==> flow/design.v <==
module rsmul (
    r_r, 
    r_i, 
    s_r, 
    mul_r, 
    mul_i
);
    input signed [5:0] r_r, r_i;
    input [1:0] s_r;
    output signed [8:0] mul_r, mul_i;
    wire signed [2:0] s;
    assign s = {1'b0, s_r};
    assign mul_r = s * r_r;
    assign mul_i = s * r_i;
endmodule
module ml_demodulator(
    i_clk,
    i_reset,
    i_trig,
    i_y_hat,
    i_r,
    i_rd_rdy,
    o_rd_vld,
    o_llr,
    o_hard_bit
);
input i_clk;
input i_reset;
input i_trig;
input [159:0] i_y_hat;
input [319:0] i_r;
input i_rd_rdy;
output o_rd_vld;
output [7:0] o_llr;
output o_hard_bit;
localparam IDLE = 0;
localparam R44_S = 4'd1;
localparam R33_S = 4'd2;
localparam R34_S = 4'd3;
localparam R22_S = 4'd4;
localparam BUF = 3'd1;
localparam CAL_AB = 3'd2;
localparam OUT = 3'd3;
localparam CAL_CD = 3'd4;
localparam CAL_EF = 3'd5;
localparam CAL_GH = 3'd6;
localparam COMPARE = 3'd7;
integer i, j, k, m, n, p, q;
wire       gclk1, gclk2, gclk3; 
wire [1:0] SQRT   = 2'b1_1;  
wire [39:0] r34, r23, r24, r12, r13, r14;
wire [19:0] r44, r33, r22, r11;
wire [39:0] y4, y3, y2, y1;
reg [9:0] r34_r_r, r24_r_r, r14_r_r, r23_r_r, r13_r_r, r12_r_r, r34_i_r, r24_i_r, r14_i_r, r23_i_r, r13_i_r, r12_i_r;
wire [9:0] r34_r_w, r24_r_w, r14_r_w, r23_r_w, r13_r_w, r12_r_w, r34_i_w, r24_i_w, r14_i_w, r23_i_w, r13_i_w, r12_i_w;
reg [9:0] r44_r_r, r33_r_r, r22_r_r, r11_r_r;
wire [9:0] r44_r_w, r33_r_w, r22_r_w, r11_r_w;
reg [7:0] y1_r_r, y2_r_r, y3_r_r, y4_r_r, y1_i_r, y2_i_r, y3_i_r, y4_i_r;
reg [7:0] y1_r_w, y2_r_w, y3_r_w, y4_r_w, y1_i_w, y2_i_w, y3_i_w, y4_i_w;
wire [8:0] rsmul_o_r, rsmul_o_i;
reg [5:0] rsmul_i_r_r, rsmul_i_r_i;
reg [1:0] rsmul_i_s_r;
reg [3:0] rs_state_r, rs_state_w;
reg [1:0] rs_count_r, rs_count_w;
reg [2:0] state_r, state_w;
reg [1:0] count_r, count_w;
reg [12:0] L_tmp_r[0:3];
reg [12:0] L_tmp_w[0:3];
reg [1:0] j2_path_r[0:3];
reg [1:0] j2_path_w[0:3];
reg [1:0] j1_path_r[0:3];
reg [1:0] j1_path_w[0:3];
reg [9:0] y_tmp_r, y_tmp_i;
reg [9:0] rs1r, rs1i, rs2r, rs2i, rs3r, rs3i, rs4r, rs4i;
reg [9:0] rs_other_r, rs_other_i;
reg signed [11:0] a, b;
reg signed [11:0] c, d;
reg signed [11:0] e[0:3];
reg signed [11:0] f[0:3];
reg signed [11:0] g[0:3];
reg signed [11:0] h[0:3];
reg [11:0] cal_tmp_r, cal_tmp_i;
reg [12:0] L_tmp1;
reg [12:0] L_tmp2;
reg [12:0] L_tmp3[0:3];
reg [12:0] L_tmp4[0:3];
reg [1:0] j3_r, j3_w, j4_r, j4_w, j2_r, j2_w, j1_r, j1_w;
reg [12:0] L_min1_r[0:3];
reg [12:0] L_min1_w[0:3];
reg [12:0] min_r;
reg [12:0] min_w;
reg [12:0] min_tmp[0:6];
reg [1:0] trace_r[0:3];
reg [1:0] trace_w[0:3];
reg [1:0] trace_tmp[0:2];
reg [143:0] output_buf_r, output_buf_w;
reg [7:0] buf_count_r, buf_count_w;
reg [7:0] buf_out_r, buf_out_w;
reg       gclk_detect_w, gclk_detect_r;
assign {r44, r34, r24, r14, r33, r23, r13, r22, r12, r11} = i_r;
assign {y4, y3, y2, y1} = i_y_hat;
assign r34_i_w = (i_trig) ? r34[39:30] : r34_i_r;
assign r34_r_w = (i_trig) ? r34[19:10] : r34_r_r;
assign r24_i_w = (i_trig) ? r24[39:30] : r24_i_r;
assign r24_r_w = (i_trig) ? r24[19:10] : r24_r_r;
assign r14_i_w = (i_trig) ? r14[39:30] : r14_i_r;
assign r14_r_w = (i_trig) ? r14[19:10] : r14_r_r;
assign r23_i_w = (i_trig) ? r23[39:32] : r23_i_r;
assign r23_r_w = (i_trig) ? r23[19:10] : r23_r_r;
assign r13_i_w = (i_trig) ? r13[39:30] : r13_i_r;
assign r13_r_w = (i_trig) ? r13[19:10] : r13_r_r;
assign r12_i_w = (i_trig) ? r12[39:30] : r12_i_r;
assign r12_r_w = (i_trig) ? r12[19:10] : r12_r_r;
assign r44_r_w = (i_trig) ? r44[19:10] : r44_r_r;
assign r33_r_w = (i_trig) ? r33[19:10] : r33_r_r;
assign r22_r_w = (i_trig) ? r22[19:10] : r22_r_r;
assign r11_r_w = (i_trig) ? r11[19:10] : r11_r_r;
assign o_llr = {o_hard_bit, 6'b0, 1'b1};
assign o_hard_bit = output_buf_r[buf_out_r];
assign o_rd_vld = i_rd_rdy & (buf_count_r != buf_out_r);
rsmul rsmul0(.r_r(rsmul_i_r_r), .r_i(rsmul_i_r_i), 
            .s_r(rsmul_i_s_r),  
            .mul_r(rsmul_o_r), .mul_i(rsmul_o_i));
always @(*) begin
    rs_state_w = rs_state_r;
    rs_count_w = rs_count_r;
    y4_i_w = y4_i_r;
    y4_r_w = y4_r_r;
    y3_i_w = y3_i_r;
    y3_r_w = y3_r_r;
    y2_i_w = y2_i_r;
    y2_r_w = y2_r_r;
    y1_i_w = y1_i_r;
    y1_r_w = y1_r_r;
    gclk_detect_w = 0;
    case (rs_state_r)
        IDLE: begin
            rsmul_i_r_i = 0;
            rsmul_i_r_r = 0;
            rsmul_i_s_r = 0;
            if (i_trig) begin
                rs_state_w = R44_S;
                y4_i_w = y4[38:33];
                y4_r_w = y4[18:13];
                y3_i_w = y3[38:33];
                y3_r_w = y3[18:13];
                y2_i_w = y2[38:33];
                y2_r_w = y2[18:13];
                y1_i_w = y1[38:33];
                y1_r_w = y1[18:13];
                gclk_detect_w = 1;
            end
            else rs_state_w = IDLE;
        end
        R44_S: begin
            gclk_detect_w = 1;
            rsmul_i_r_r = y4_r_r;
            rsmul_i_r_i = y4_i_r;
            rsmul_i_s_r = SQRT;
            y4_r_w = rsmul_o_r[7:0];
            y4_i_w = rsmul_o_i[7:0];
            rs_state_w = R33_S;
        end
        R33_S: begin
            gclk_detect_w = 1;
            rsmul_i_r_r = y3_r_r;
            rsmul_i_r_i = y3_i_r;
            rsmul_i_s_r = SQRT;
            y3_r_w = rsmul_o_r[7:0];
            y3_i_w = rsmul_o_i[7:0];
            rs_state_w = R34_S;
        end
        R34_S: begin
            gclk_detect_w = 1;
            rsmul_i_r_r = y2_r_r;
            rsmul_i_r_i = y2_i_r;
            rsmul_i_s_r = SQRT;
            y2_r_w = rsmul_o_r[7:0];
            y2_i_w = rsmul_o_i[7:0];
            rs_state_w = R22_S;
        end
        R22_S: begin
            gclk_detect_w = 1;
            rsmul_i_r_r = y1_r_r;
            rsmul_i_r_i = y1_i_r;
            rsmul_i_s_r = SQRT;
            y1_r_w = rsmul_o_r[7:0];
            y1_i_w = rsmul_o_i[7:0];
            rs_state_w = IDLE;
        end
        default: begin
            rs_state_w = rs_state_r;
            rs_count_w = rs_count_r;
            rsmul_i_r_i = 0;
            rsmul_i_r_r = 0;
            rsmul_i_s_r = 0;
        end
    endcase
end
always @(*) begin
    state_w = state_r;
    count_w = count_r;
    for (j = 0; j < 4; j = j + 1) begin
        L_tmp_w[j] = L_tmp_r[j];
        L_min1_w[j] = L_min1_r[j];
        trace_w[j] = trace_r[j];
        j2_path_w[j] = j2_path_r[j];
        j1_path_w[j] = j1_path_r[j];
    end
    j1_w = j1_r;
    j2_w = j2_r;
    j3_w = j3_r;
    j4_w = j4_r;
    min_w = min_r;
    output_buf_w = output_buf_r;
    buf_count_w = buf_count_r;
    rs4i = 0;
    y_tmp_r = 0;
    y_tmp_i = 0;
    rs_other_r = 0;
    rs_other_i = 0;
    rs4r = 0;
    case (state_r)
        IDLE: begin
            if (i_trig) begin
                state_w = BUF;
                count_w = 0;
            end
            else begin
                state_w = IDLE;
            end
        end
        BUF: begin
            if (count_r < 1) begin
                count_w = count_r + 1;
            end
            else begin
                count_w = 0;
                state_w = CAL_AB;
                j1_w = 0;
                j2_w = 0;
                j3_w = 0;
                j4_w = 0;
            end
        end
        CAL_AB: begin
            state_w = CAL_CD;
            y_tmp_r = {y4_r_r, 2'b0};
            y_tmp_i = {y4_i_r, 2'b0};
            rs4r = (r44_r_r ^ {{10{j4_r[0]}}, 1'b1});
            rs4i = (r44_r_r ^ {{10{j4_r[1]}}, 1'b1});
            rs_other_r = 0;
            rs_other_i = 0;
            a = $signed(y_tmp_r) - $signed(rs4r);
            b = $signed(y_tmp_i) - $signed(rs4i);
            if (a < 0) a = ~a;  
            if (b < 0) b = ~b;  
            L_tmp1 = a + b;
            L_tmp_w[0] = L_tmp1; 
            L_tmp_w[1] = L_tmp1; 
            L_tmp_w[2] = L_tmp1; 
            L_tmp_w[3] = L_tmp1; 
        end
        CAL_CD: begin
            state_w = CAL_EF;
            y_tmp_r = {y3_r_r, 2'b0};
            y_tmp_i = {y3_i_r, 2'b0};
            rs4r = (r34_r_r ^ {11{j4_r[0]}}) + (r34_i_r ^ {11{~j4_r[1]}});
            rs4i = (r34_r_r ^ {11{j4_r[1]}}) + (r34_i_r ^ {11{j4_r[0]}});
            cal_tmp_r = $signed(y_tmp_r) - $signed(rs4r);
            cal_tmp_i = $signed(y_tmp_i) - $signed(rs4i);
            for (m = 0; m < 4; m = m + 1) begin
                rs3r = r33_r_r ^ {11{m[0]}};
                rs3i = r33_r_r ^ {11{m[1]}};
                c = $signed(cal_tmp_r) - $signed(rs3r);
                d = $signed(cal_tmp_i) - $signed(rs3i);
                rs2r = 0;
                rs2i = 0;
                if (c < 0) c = ~c;  
                if (d < 0) d = ~d;  
                L_tmp2 = c + d;
                L_tmp_w[m] = L_tmp_r[m] + L_tmp2; 
            end
        end
        CAL_EF: begin
            j2_w = j2_r + 1;
            y_tmp_r = {y2_r_r, 2'b10};
            y_tmp_i = {y2_i_r, 2'b10};
            rs2r = r22_r_r ^ {11{j2_r[0]}};
            rs2i = r22_r_r ^ {11{j2_r[1]}};
            rs4r = (r24_r_r ^ {11{j4_r[0]}}) + (r24_i_r ^ {11{~j4_r[1]}});
            rs4i = (r24_r_r ^ {11{j4_r[1]}}) + (r24_i_r ^ {11{j4_r[0]}});
            cal_tmp_r = $signed(y_tmp_r) - $signed(rs4r) - $signed(rs2r);
            cal_tmp_i = $signed(y_tmp_i) - $signed(rs4i) - $signed(rs2i);
            for (m = 0; m < 4; m = m + 1) begin  
                rs3r = {r23_r_r ^ {{9{m[0]}}, 2'b0}} + {r23_i_r[7:0] ^ {9{~m[1]}}, 2'b00} ;
                rs3i = {r23_r_r[9:1] ^ {10{m[1]}}, 1'b0} + {r23_i_r[7:1] ^ {8{m[0]}}, 3'b0};
                e[m] = $signed(cal_tmp_r) - $signed(rs3r);
                f[m] = $signed(cal_tmp_i) - $signed(rs3i);
                if (e[m] < 0) e[m] = ~e[m];  
                if (f[m] < 0) f[m] = ~f[m];  
                L_tmp3[m] = e[m] + f[m];
                if (L_tmp3[m] <= L_min1_r[m] || j2_r == 2'b0) begin
                    L_min1_w[m] = L_tmp3[m];
                    j2_path_w[m] = j2_r;
                end
            end
            if (j2_r == 2'b11) begin
                state_w = CAL_GH;
            end
        end
        CAL_GH: begin
            if (count_r == 0 && j1_r == 0) begin
                L_tmp_w[0] = L_tmp_r[0] + L_min1_r[0];
                L_tmp_w[1] = L_tmp_r[1] + L_min1_r[1];
                L_tmp_w[2] = L_tmp_r[2] + L_min1_r[2];
                L_tmp_w[3] = L_tmp_r[3] + L_min1_r[3];
            end
            y_tmp_r = {y1_r_r, 2'b0};
            y_tmp_i = {y1_i_r, 2'b0};
            rs1r = r11_r_r ^ {11{j1_r[0]}};
            rs1i = r11_r_r ^ {11{j1_r[1]}};
            rs4r = (r14_r_r ^ {11{j4_r[0]}}) + (r14_i_r ^ {11{~j4_r[1]}});
            rs4i = (r14_r_r ^ {11{j4_r[1]}}) + (r14_i_r ^ {11{j4_r[0]}});
            cal_tmp_r = $signed(y_tmp_r) - $signed(rs4r) - $signed(rs1r);
            cal_tmp_i = $signed(y_tmp_i) - $signed(rs4i) - $signed(rs1i);
            if (count_r == 0) begin
                count_w = count_r + 1;
                for (m = 0; m < 2; m = m + 1) begin  
                    rs3r = (r13_r_r ^ {11{m[0]}}) + (r13_i_r ^ {11{~m[1]}});
                    rs3i = (r13_r_r ^ {11{m[1]}}) + (r13_i_r ^ {11{m[0]}});
                    rs2r = (r12_r_r ^ {11{j2_path_r[m][0]}}) + (r12_i_r ^ {11{~j2_path_r[m][1]}});
                    rs2i = (r12_r_r ^ {11{j2_path_r[m][1]}}) + (r12_i_r ^ {11{j2_path_r[m][0]}});
                    g[m] = $signed(cal_tmp_r) - $signed(rs2r) - $signed(rs3r);
                    h[m] = $signed(cal_tmp_i) - $signed(rs2i) - $signed(rs3i);
                    if (g[m] < 0) g[m] = ~g[m];  
                    if (h[m] < 0) h[m] = ~h[m];  
                    L_tmp4[m] = g[m] + h[m];
                    if (L_tmp4[m] <= L_min1_r[m] || j1_r == 2'b0) begin
                        L_min1_w[m] = L_tmp4[m];
                        j1_path_w[m] = j1_r;
                    end
                end
            end
            else begin
                count_w = 0;
                j1_w = j1_r + 1;
                for (m = 2; m < 4; m = m + 1) begin  
                    rs3r = (r13_r_r ^ {11{m[0]}}) + (r13_i_r ^ {11{~m[1]}});
                    rs3i = (r13_r_r ^ {11{m[1]}}) + (r13_i_r ^ {11{m[0]}});
                    rs2r = (r12_r_r ^ {11{j2_path_r[m][0]}}) + (r12_i_r ^ {11{~j2_path_r[m][1]}});
                    rs2i = (r12_r_r ^ {11{j2_path_r[m][1]}}) + (r12_i_r ^ {11{j2_path_r[m][0]}});
                    g[m] = $signed(cal_tmp_r) - $signed(rs2r) - $signed(rs3r);
                    h[m] = $signed(cal_tmp_i) - $signed(rs2i) - $signed(rs3i);
                    if (g[m] < 0) g[m] = ~g[m];  
                    if (h[m] < 0) h[m] = ~h[m];  
                    L_tmp4[m] = g[m] + h[m];
                    if (L_tmp4[m] <= L_min1_r[m] || j1_r == 2'b0) begin
                        L_min1_w[m] = L_tmp4[m];
                        j1_path_w[m] = j1_r;
                    end
                end
            end
            if (j1_r == 2'b11 && count_r[0] == 1'b1) begin
                state_w = COMPARE;
            end
        end
        COMPARE: begin
            j4_w = j4_r + 1;
            min_tmp[0] = L_tmp_r[0] + L_min1_r[0];
            min_tmp[1] = L_tmp_r[1] + L_min1_r[1];
            min_tmp[2] = L_tmp_r[2] + L_min1_r[2];
            min_tmp[3] = L_tmp_r[3] + L_min1_r[3];
            if (min_tmp[0] > min_tmp[1]) begin
                min_tmp[4] = min_tmp[1];
                trace_tmp[0] = 1;
            end
            else begin
                min_tmp[4] = min_tmp[0];
                trace_tmp[0] = 0;
            end
            if (min_tmp[2] > min_tmp[3]) begin
                min_tmp[5] = min_tmp[3];
                trace_tmp[1] = 3;
            end
            else begin
                min_tmp[5] = min_tmp[2];
                trace_tmp[1] = 2;
            end
            if (min_tmp[4] > min_tmp[5]) begin
                min_tmp[6] = min_tmp[5];
                trace_tmp[2] = trace_tmp[1];
            end
            else begin
                min_tmp[6] = min_tmp[4];
                trace_tmp[2] = trace_tmp[0];
            end
            if ((min_tmp[6] < min_r) || j4_r == 2'b0) begin
                min_w = min_tmp[6];
                trace_w[0] = j1_path_w[trace_tmp[2]];
                trace_w[1] = j2_path_r[trace_tmp[2]];
                trace_w[2] = trace_tmp[2];
                trace_w[3] = j4_r;
            end
            if (j4_r == 2'b11) begin
                state_w = OUT;
            end
            else begin
                state_w = CAL_AB;
            end
        end
        OUT: begin
            output_buf_w[buf_count_r] = trace_r[0][0];
            output_buf_w[buf_count_r + 1] = trace_r[0][1];
            output_buf_w[buf_count_r + 2] = trace_r[1][0];
            output_buf_w[buf_count_r + 3] = trace_r[1][1];
            output_buf_w[buf_count_r + 4] = trace_r[2][0];
            output_buf_w[buf_count_r + 5] = trace_r[2][1];
            output_buf_w[buf_count_r + 6] = trace_r[3][0];
            output_buf_w[buf_count_r + 7] = trace_r[3][1];
            if (buf_count_r != 8'd136) buf_count_w = buf_count_r + 8;
            else buf_count_w = 0;
            state_w = IDLE;
        end
        default: state_w = IDLE;
    endcase
end
always @(*) begin
    buf_out_w = buf_out_r;
    if (i_rd_rdy) begin
        if (o_rd_vld) begin
            if (buf_out_r == 8'd143) buf_out_w = 8'd0;
            else buf_out_w = buf_out_r + 1;
        end
    end
end
always @(posedge i_clk or posedge i_reset) begin
    if (i_reset) begin
        for (j = 0; j < 4; j = j + 1) begin
            L_tmp_r[j] <= 0;
            L_min1_r[j] <= 13'b1_1111_1111_1111;
            trace_r[j] <= 0;
            j2_path_r[j] <= 0;
            j1_path_r[j] <= 0;
        end
        r34_i_r <= 0;
        r34_r_r <= 0;
        r24_i_r <= 0;
        r24_r_r <= 0;
        r14_i_r <= 0;
        r14_r_r <= 0;
        r23_i_r <= 0;
        r23_r_r <= 0;
        r13_i_r <= 0;
        r13_r_r <= 0;
        r12_i_r <= 0;
        r12_r_r <= 0;
        r44_r_r <= 0;
        r33_r_r <= 0;
        r22_r_r <= 0;
        r11_r_r <= 0;
        y4_i_r <=  0;
        y4_r_r <=  0;
        y3_i_r <=  0;
        y3_r_r <=  0;
        y2_i_r <=  0;
        y2_r_r <=  0;
        y1_i_r <=  0;
        y1_r_r <=  0;
        rs_state_r <= IDLE;
        rs_count_r <= 0;
        state_r <= IDLE;
        count_r <= 0;
        j1_r <= 0;
        j2_r <= 0;
        j3_r <= 0;
        j4_r <= 0;
        min_r <= 0;
        output_buf_r <= 0;
        buf_count_r <= 0;
        buf_out_r <= 0;
        gclk_detect_r <= 0;
    end
    else begin
        for (j = 0; j < 4; j = j + 1) begin
            L_tmp_r[j] <= L_tmp_w[j];
            L_min1_r[j] <= L_min1_w[j];
            trace_r[j] <= trace_w[j];
            j2_path_r[j] <= j2_path_w[j];
            j1_path_r[j] <= j1_path_w[j];
        end
        r34_i_r <= r34_i_w;
        r34_r_r <= r34_r_w;
        r24_i_r <= r24_i_w;
        r24_r_r <= r24_r_w;
        r14_i_r <= r14_i_w;
        r14_r_r <= r14_r_w;
        r23_i_r <= r23_i_w;
        r23_r_r <= r23_r_w;
        r13_i_r <= r13_i_w;
        r13_r_r <= r13_r_w;
        r12_i_r <= r12_i_w;
        r12_r_r <= r12_r_w;
        r44_r_r <= r44_r_w;
        r33_r_r <= r33_r_w;
        r22_r_r <= r22_r_w;
        r11_r_r <= r11_r_w;
        y4_i_r <=  y4_i_w;
        y4_r_r <=  y4_r_w;
        y3_i_r <=  y3_i_w;
        y3_r_r <=  y3_r_w;
        y2_i_r <=  y2_i_w;
        y2_r_r <=  y2_r_w;
        y1_i_r <=  y1_i_w;
        y1_r_r <=  y1_r_w;
        rs_state_r <= rs_state_w;
        rs_count_r <= rs_count_w;
        state_r <= state_w;
        count_r <= count_w;
        j1_r <= j1_w;
        j2_r <= j2_w;
        j3_r <= j3_w;
        j4_r <= j4_w;
        min_r <= min_w;
        output_buf_r <= output_buf_w;
        buf_count_r <= buf_count_w;
        buf_out_r <= buf_out_w;
        gclk_detect_r <= gclk_detect_w;
    end
end
endmodule
# Step by step through the tools: ml_demodulator
# What the tools print for ml_demodulator, step after step.
# Line numbers count from 1 in the design file above.
# Operators: Yosys type, input widths -> output width; for muxes data width and select width s.
# Cell names lack the library's common part.
# A cell with n/a has no value.
# setup
top,ml_demodulator
clk_port,i_clk
cell_library,sky130hd
lib_corner,tt_025C_1v80

# After elaboration
# Counts by Yosys on the flattened word-level netlist (proc, flatten, opt, wreduce). Print and check cells are left out.
# bits
ff_bits,538
inputBits,484
out_inout_bits,10
wordCells,541
# classes
addsub,108
n_mul,2
compare,35
eq_ne,37
shifts,17
mux,128
logic,102
n_reduce_logical,58
# op_table
operator,count
$and 144x144->144,8
$or 144x144->144,8
$not 144->144,8
$shift 1x33->144,7
$shift 1x33->144 const A,7
$xor 10x10->10,34
$mux 12,26
$sub 12x10->12,24
$mux 13,21
$add 10x10->10,26
$lt 12x1->1 const B,20
$not 12->12,20
$neg 9->33,7
$add 12x12->13,13
$pmux 13 s3,4
$shift 1x9->144,1
$shift 1x9->144 const A,1
$shiftx 144x8->1,1
$mux 144,1
$pmux 8 s2,8
$add 13x13->13,8
$le 13x13->1,8
$pmux 13 s2,4
$sub 11x10->12,8
$sub 10x10->11,8
$mux 8,11
$mux 2,35
$mul 3x6->8,2
# Not listed: further kinds 52, cells in them 158.

# Logic depth
# Depth = most cells in a row (Yosys ltp): at word level without a register or memory, in the mapped netlist without a sequential cell, where the memories' decode and read muxes count.
# depth
depth_word,20
ABC_AREA,0
ltp_mapped,49

# Synthesis result
# The flow's flattened synthesis, as Yosys stat reports it; memories are mapped. The netlist is that of the ABC_AREA named above (0 if unset); the other value can give another one.
# by_type
cell,count
dfrtp_1,487
ha_1,871
xnor2_1,793
fa_1,220
xor2_1,407
inv_1,740
o21ai_0,469
a21oi_1,452
mux2_2,171
nand2_1,490
mux2i_1,153
dfstp_2,54
nor2_1,319
o21bai_1,144
mux4_2,47
a21o_1,140
clkbuf_1,145
nor2b_1,82
# Other cell types: 73; their cells: 882.
# mapped
mapped_cells,7066
mapped_area_mm2,0.063601
ffs,541
buffers,238
# By module: a second synthesis without flattening, with its own total; a netlist apart from the flattened one above.
# unflattened
cells_unflattened,7274
hier_area_mm2,0.0654778
# Each row is one instance without its submodules.
# by_module
module,instances,n_cells,mod_area_mm2,seq_area_mm2
ml_demodulator,1,7165,0.0646495,0.0136055
rsmul,1,109,0.0008283,0

# Worst setup path after synthesis
# Path of least setup slack by OpenSTA after synthesis, without wires, with an ideal clock, recovery checks aside; 20% of the period is set as input and as output delay. Where synthesis merged equal registers, the netlist keeps one of their names.
# synth_path
path_type,register -> register
start,register j4_r[1]
end,register j2_path_r[2][0]
clock_period_ns,11.0
t_first_pin_ns,0.000
arrival_ns,10.156
required_time_ns,10.875
slack_ns,0.719
path_delay_ns,10.281
driving_pins,48
synth_period_reached_ns,10.281
# "path_delay_ns" is the arrival time less input delay plus setup time.
# "driving_pins": output pins that drive a net of the path, with the launching flip-flop's if there is one; two outputs of one cell count as two.
# "synth_period_reached_ns" is the clock period less the worst setup slack; recovery checks do not enter. This is arithmetic on one report: input and output delays are still those of the set period (20% each).
# Between the ends stands the longest chain of elaborated cells between them, by number of cells; it is not shown to be the way that was timed. Of several equally long chains one is given.
# A line is the first line of the expression or statement that the cell stems from. Yosys adds cells for indexed reads and writes and turns some case tables into memories.
# synth_via
cell_sequence,dfrtp_1 clkbuf_1 buf_1 buf_1 xnor2_1 ha_1 inv_1 fa_1 inv_1 a21oi_1 o21ai_0 a21oi_1 o21bai_1 a21o_1 a21oi_1 xor2_1 fa_1 ha_1 [12 not listed] inv_1 fa_1 nor2b_1 o21ai_0 a21boi_0 o21ai_0 nor2b_1 xnor2_1 ha_1 a21o_1 a21o_1 a21oi_1 o21ai_0 a21oi_1 nor2b_1 o31ai_1 nor2b_1 mux2_2
elab_chain_len,13
# synth_lines
element,line,text
start: declaration,87,"reg [1:0] j3_r, j3_w, j4_r, j4_w, j2_r, j2_w, j1_r, j1_w;"
start: assignment,477,j4_r <= 0;
start: assignment,523,j4_r <= j4_w;
$not 1->1,291,rs4r = (r24_r_r ^ {11{j4_r[0]}}) + (r24_i_r ^ {11{~j4_r[1]}});
$xor 10x10->10,291,
$add 10x10->10,291,
$sub 10x10->11,293,cal_tmp_r = $signed(y_tmp_r) - $signed(rs4r) - $signed(rs2r);
$sub 11x10->12,293,
$sub 12x10->12,298,e[m] = $signed(cal_tmp_r) - $signed(rs3r);
$lt 12x1->1,300,if (e[m] < 0) e[m] = ~e[m];
$mux 12,300,
$add 12x12->13,302,L_tmp3[m] = e[m] + f[m];
$le 13x13->1,303,if (L_tmp3[m] <= L_min1_r[m] || j2_r == 2'b0) begin
$logic_or 1x1->1,303,
$mux 2,303,
$mux 2,223,case (state_r)
end: assignment,443,j2_path_r[j] <= 0;
end: assignment,489,j2_path_r[j] <= j2_path_w[j];
end: declaration,69,reg [1:0] j2_path_r[0:3];

# Worst path after layout
# From the final timing report of run 1: the path of least setup slack in the routed layout; clock arrival at registers is part of the times.
# layout_path
path_type,register -> register
start,register j4_r[0]
end,register j2_path_r[1][1]
clock_period_ns,8.99
t_first_pin_ns,0.68
arrival_ns,10.00
required_time_ns,9.60
slack_ns,-0.40
driving_pins,54
# Between the ends stands the longest chain of elaborated cells between them, by number of cells; it is not shown to be the way that was timed. Of several equally long chains one is given.
# layout_via
cell_sequence,dfrtp_4 buf_12 buf_6 xor2_2 ha_2 inv_2 fa_2 inv_2 a21oi_2 o21ai_2 a21oi_2 o21bai_1 buf_4 buf_6 xnor2_2 fa_1 ha_4 ha_4 [18 not listed] fa_2 nor2b_1 o21ai_1 a21boi_1 o21ai_2 a21oi_2 a31oi_1 xnor2_1 buf_4 ha_4 nand4_1 nor4_2 or4_4 a21oi_4 buf_6 nor2_2 buf_6 mux2_4
elab_chain_len,12
# layout_lines
element,line,text
start: declaration,87,"reg [1:0] j3_r, j3_w, j4_r, j4_w, j2_r, j2_w, j1_r, j1_w;"
start: assignment,477,j4_r <= 0;
start: assignment,523,j4_r <= j4_w;
$xor 10x10->10,291,rs4r = (r24_r_r ^ {11{j4_r[0]}}) + (r24_i_r ^ {11{~j4_r[1]}});
$add 10x10->10,291,
$sub 10x10->11,293,cal_tmp_r = $signed(y_tmp_r) - $signed(rs4r) - $signed(rs2r);
$sub 11x10->12,293,
$sub 12x10->12,298,e[m] = $signed(cal_tmp_r) - $signed(rs3r);
$lt 12x1->1,300,if (e[m] < 0) e[m] = ~e[m];
$mux 12,300,
$add 12x12->13,302,L_tmp3[m] = e[m] + f[m];
$le 13x13->1,303,if (L_tmp3[m] <= L_min1_r[m] || j2_r == 2'b0) begin
$logic_or 1x1->1,303,
$mux 2,303,
$mux 2,223,case (state_r)
end: assignment,443,j2_path_r[j] <= 0;
end: assignment,489,j2_path_r[j] <= j2_path_w[j];
end: declaration,69,reg [1:0] j2_path_r[0:3];

# 5 stored runs of ml_demodulator in the flow (synthesis by Yosys, layout by OpenROAD, sky130hd cells), in arbitrary order. Constraints: input delay and output delay 20% of the set period each, output load 0.01 pF.
# "achieved_clock_period_ns" is the run's clock period less its worst setup slack. It is reckoned from that one timing run; input and output delays stay at 20% of the period that was set.
# "critical_path_time_ns" is the time allowed to the run's worst setup path (the clock period less input and output delay, where it has them) less its slack. Clock arrival times count: a late capture clock shortens it, a late launch clock lengthens it.
# A setting shown as . is not set for that run.
run name,SETUP_SLACK_MARGIN,SLEW_MARGIN,period_ns,CAP_MARGIN,CORE_MARGIN,CORE_UTILIZATION,ABC_AREA,CORE_ASPECT_RATIO,CTS_CLUSTER_SIZE,GPL_ROUTABILITY_DRIVEN,MAX_ROUTING_LAYER,MIN_ROUTING_LAYER,PLACE_DENSITY_LB_ADDON,CELL_PAD_IN_SITES_GLOBAL_PLACEMENT,PLACE_DENSITY,TNS_END_PERCENT,GPL_TIMING_DRIVEN,synth_area_mm2,design.die.area_mm2,final_cell_area_mm2,finish.utilization_pct,fin_ws_ns,fin_tns_ns,worst_hold_slack_ns,achieved_clock_period_ns,critical_path_time_ns,path_kind
run 1,2.14,5,8.99,20,2,40,.,.,.,.,.,.,.,.,.,.,.,0.063601,0.162208,0.0827331,52.3,-0.400,-17.686,0.476,9.390,9.39,register -> register
run 2,2.14,0,8.51,20,6,40,.,.,.,.,.,.,.,.,.,.,.,0.063601,0.168716,0.0847313,54.0,-0.749,-42.227,0.476,9.259,9.26,register -> register
run 3,1.38,25,8.84,20,2,26,1,0.65,92,1,met5,met2,0.27,.,.,.,.,0.0678551,0.265177,0.0902028,34.7,-0.118,-2.357,0.467,8.958,8.96,register -> register
run 4,.,20,6.76,20,7,34,.,.,.,0,met4,.,.,3,0.68,20,.,0.063601,0.199367,0.0896998,48.3,-2.385,-213.974,0.473,9.145,9.14,register -> register
run 5,2.04,20,16.3,20,2,58,.,.,.,.,.,.,.,2,0.85,35,1,0.063601,0.112322,0.0694504,63.8,4.688,0.000,0.442,11.612,11.61,register -> register
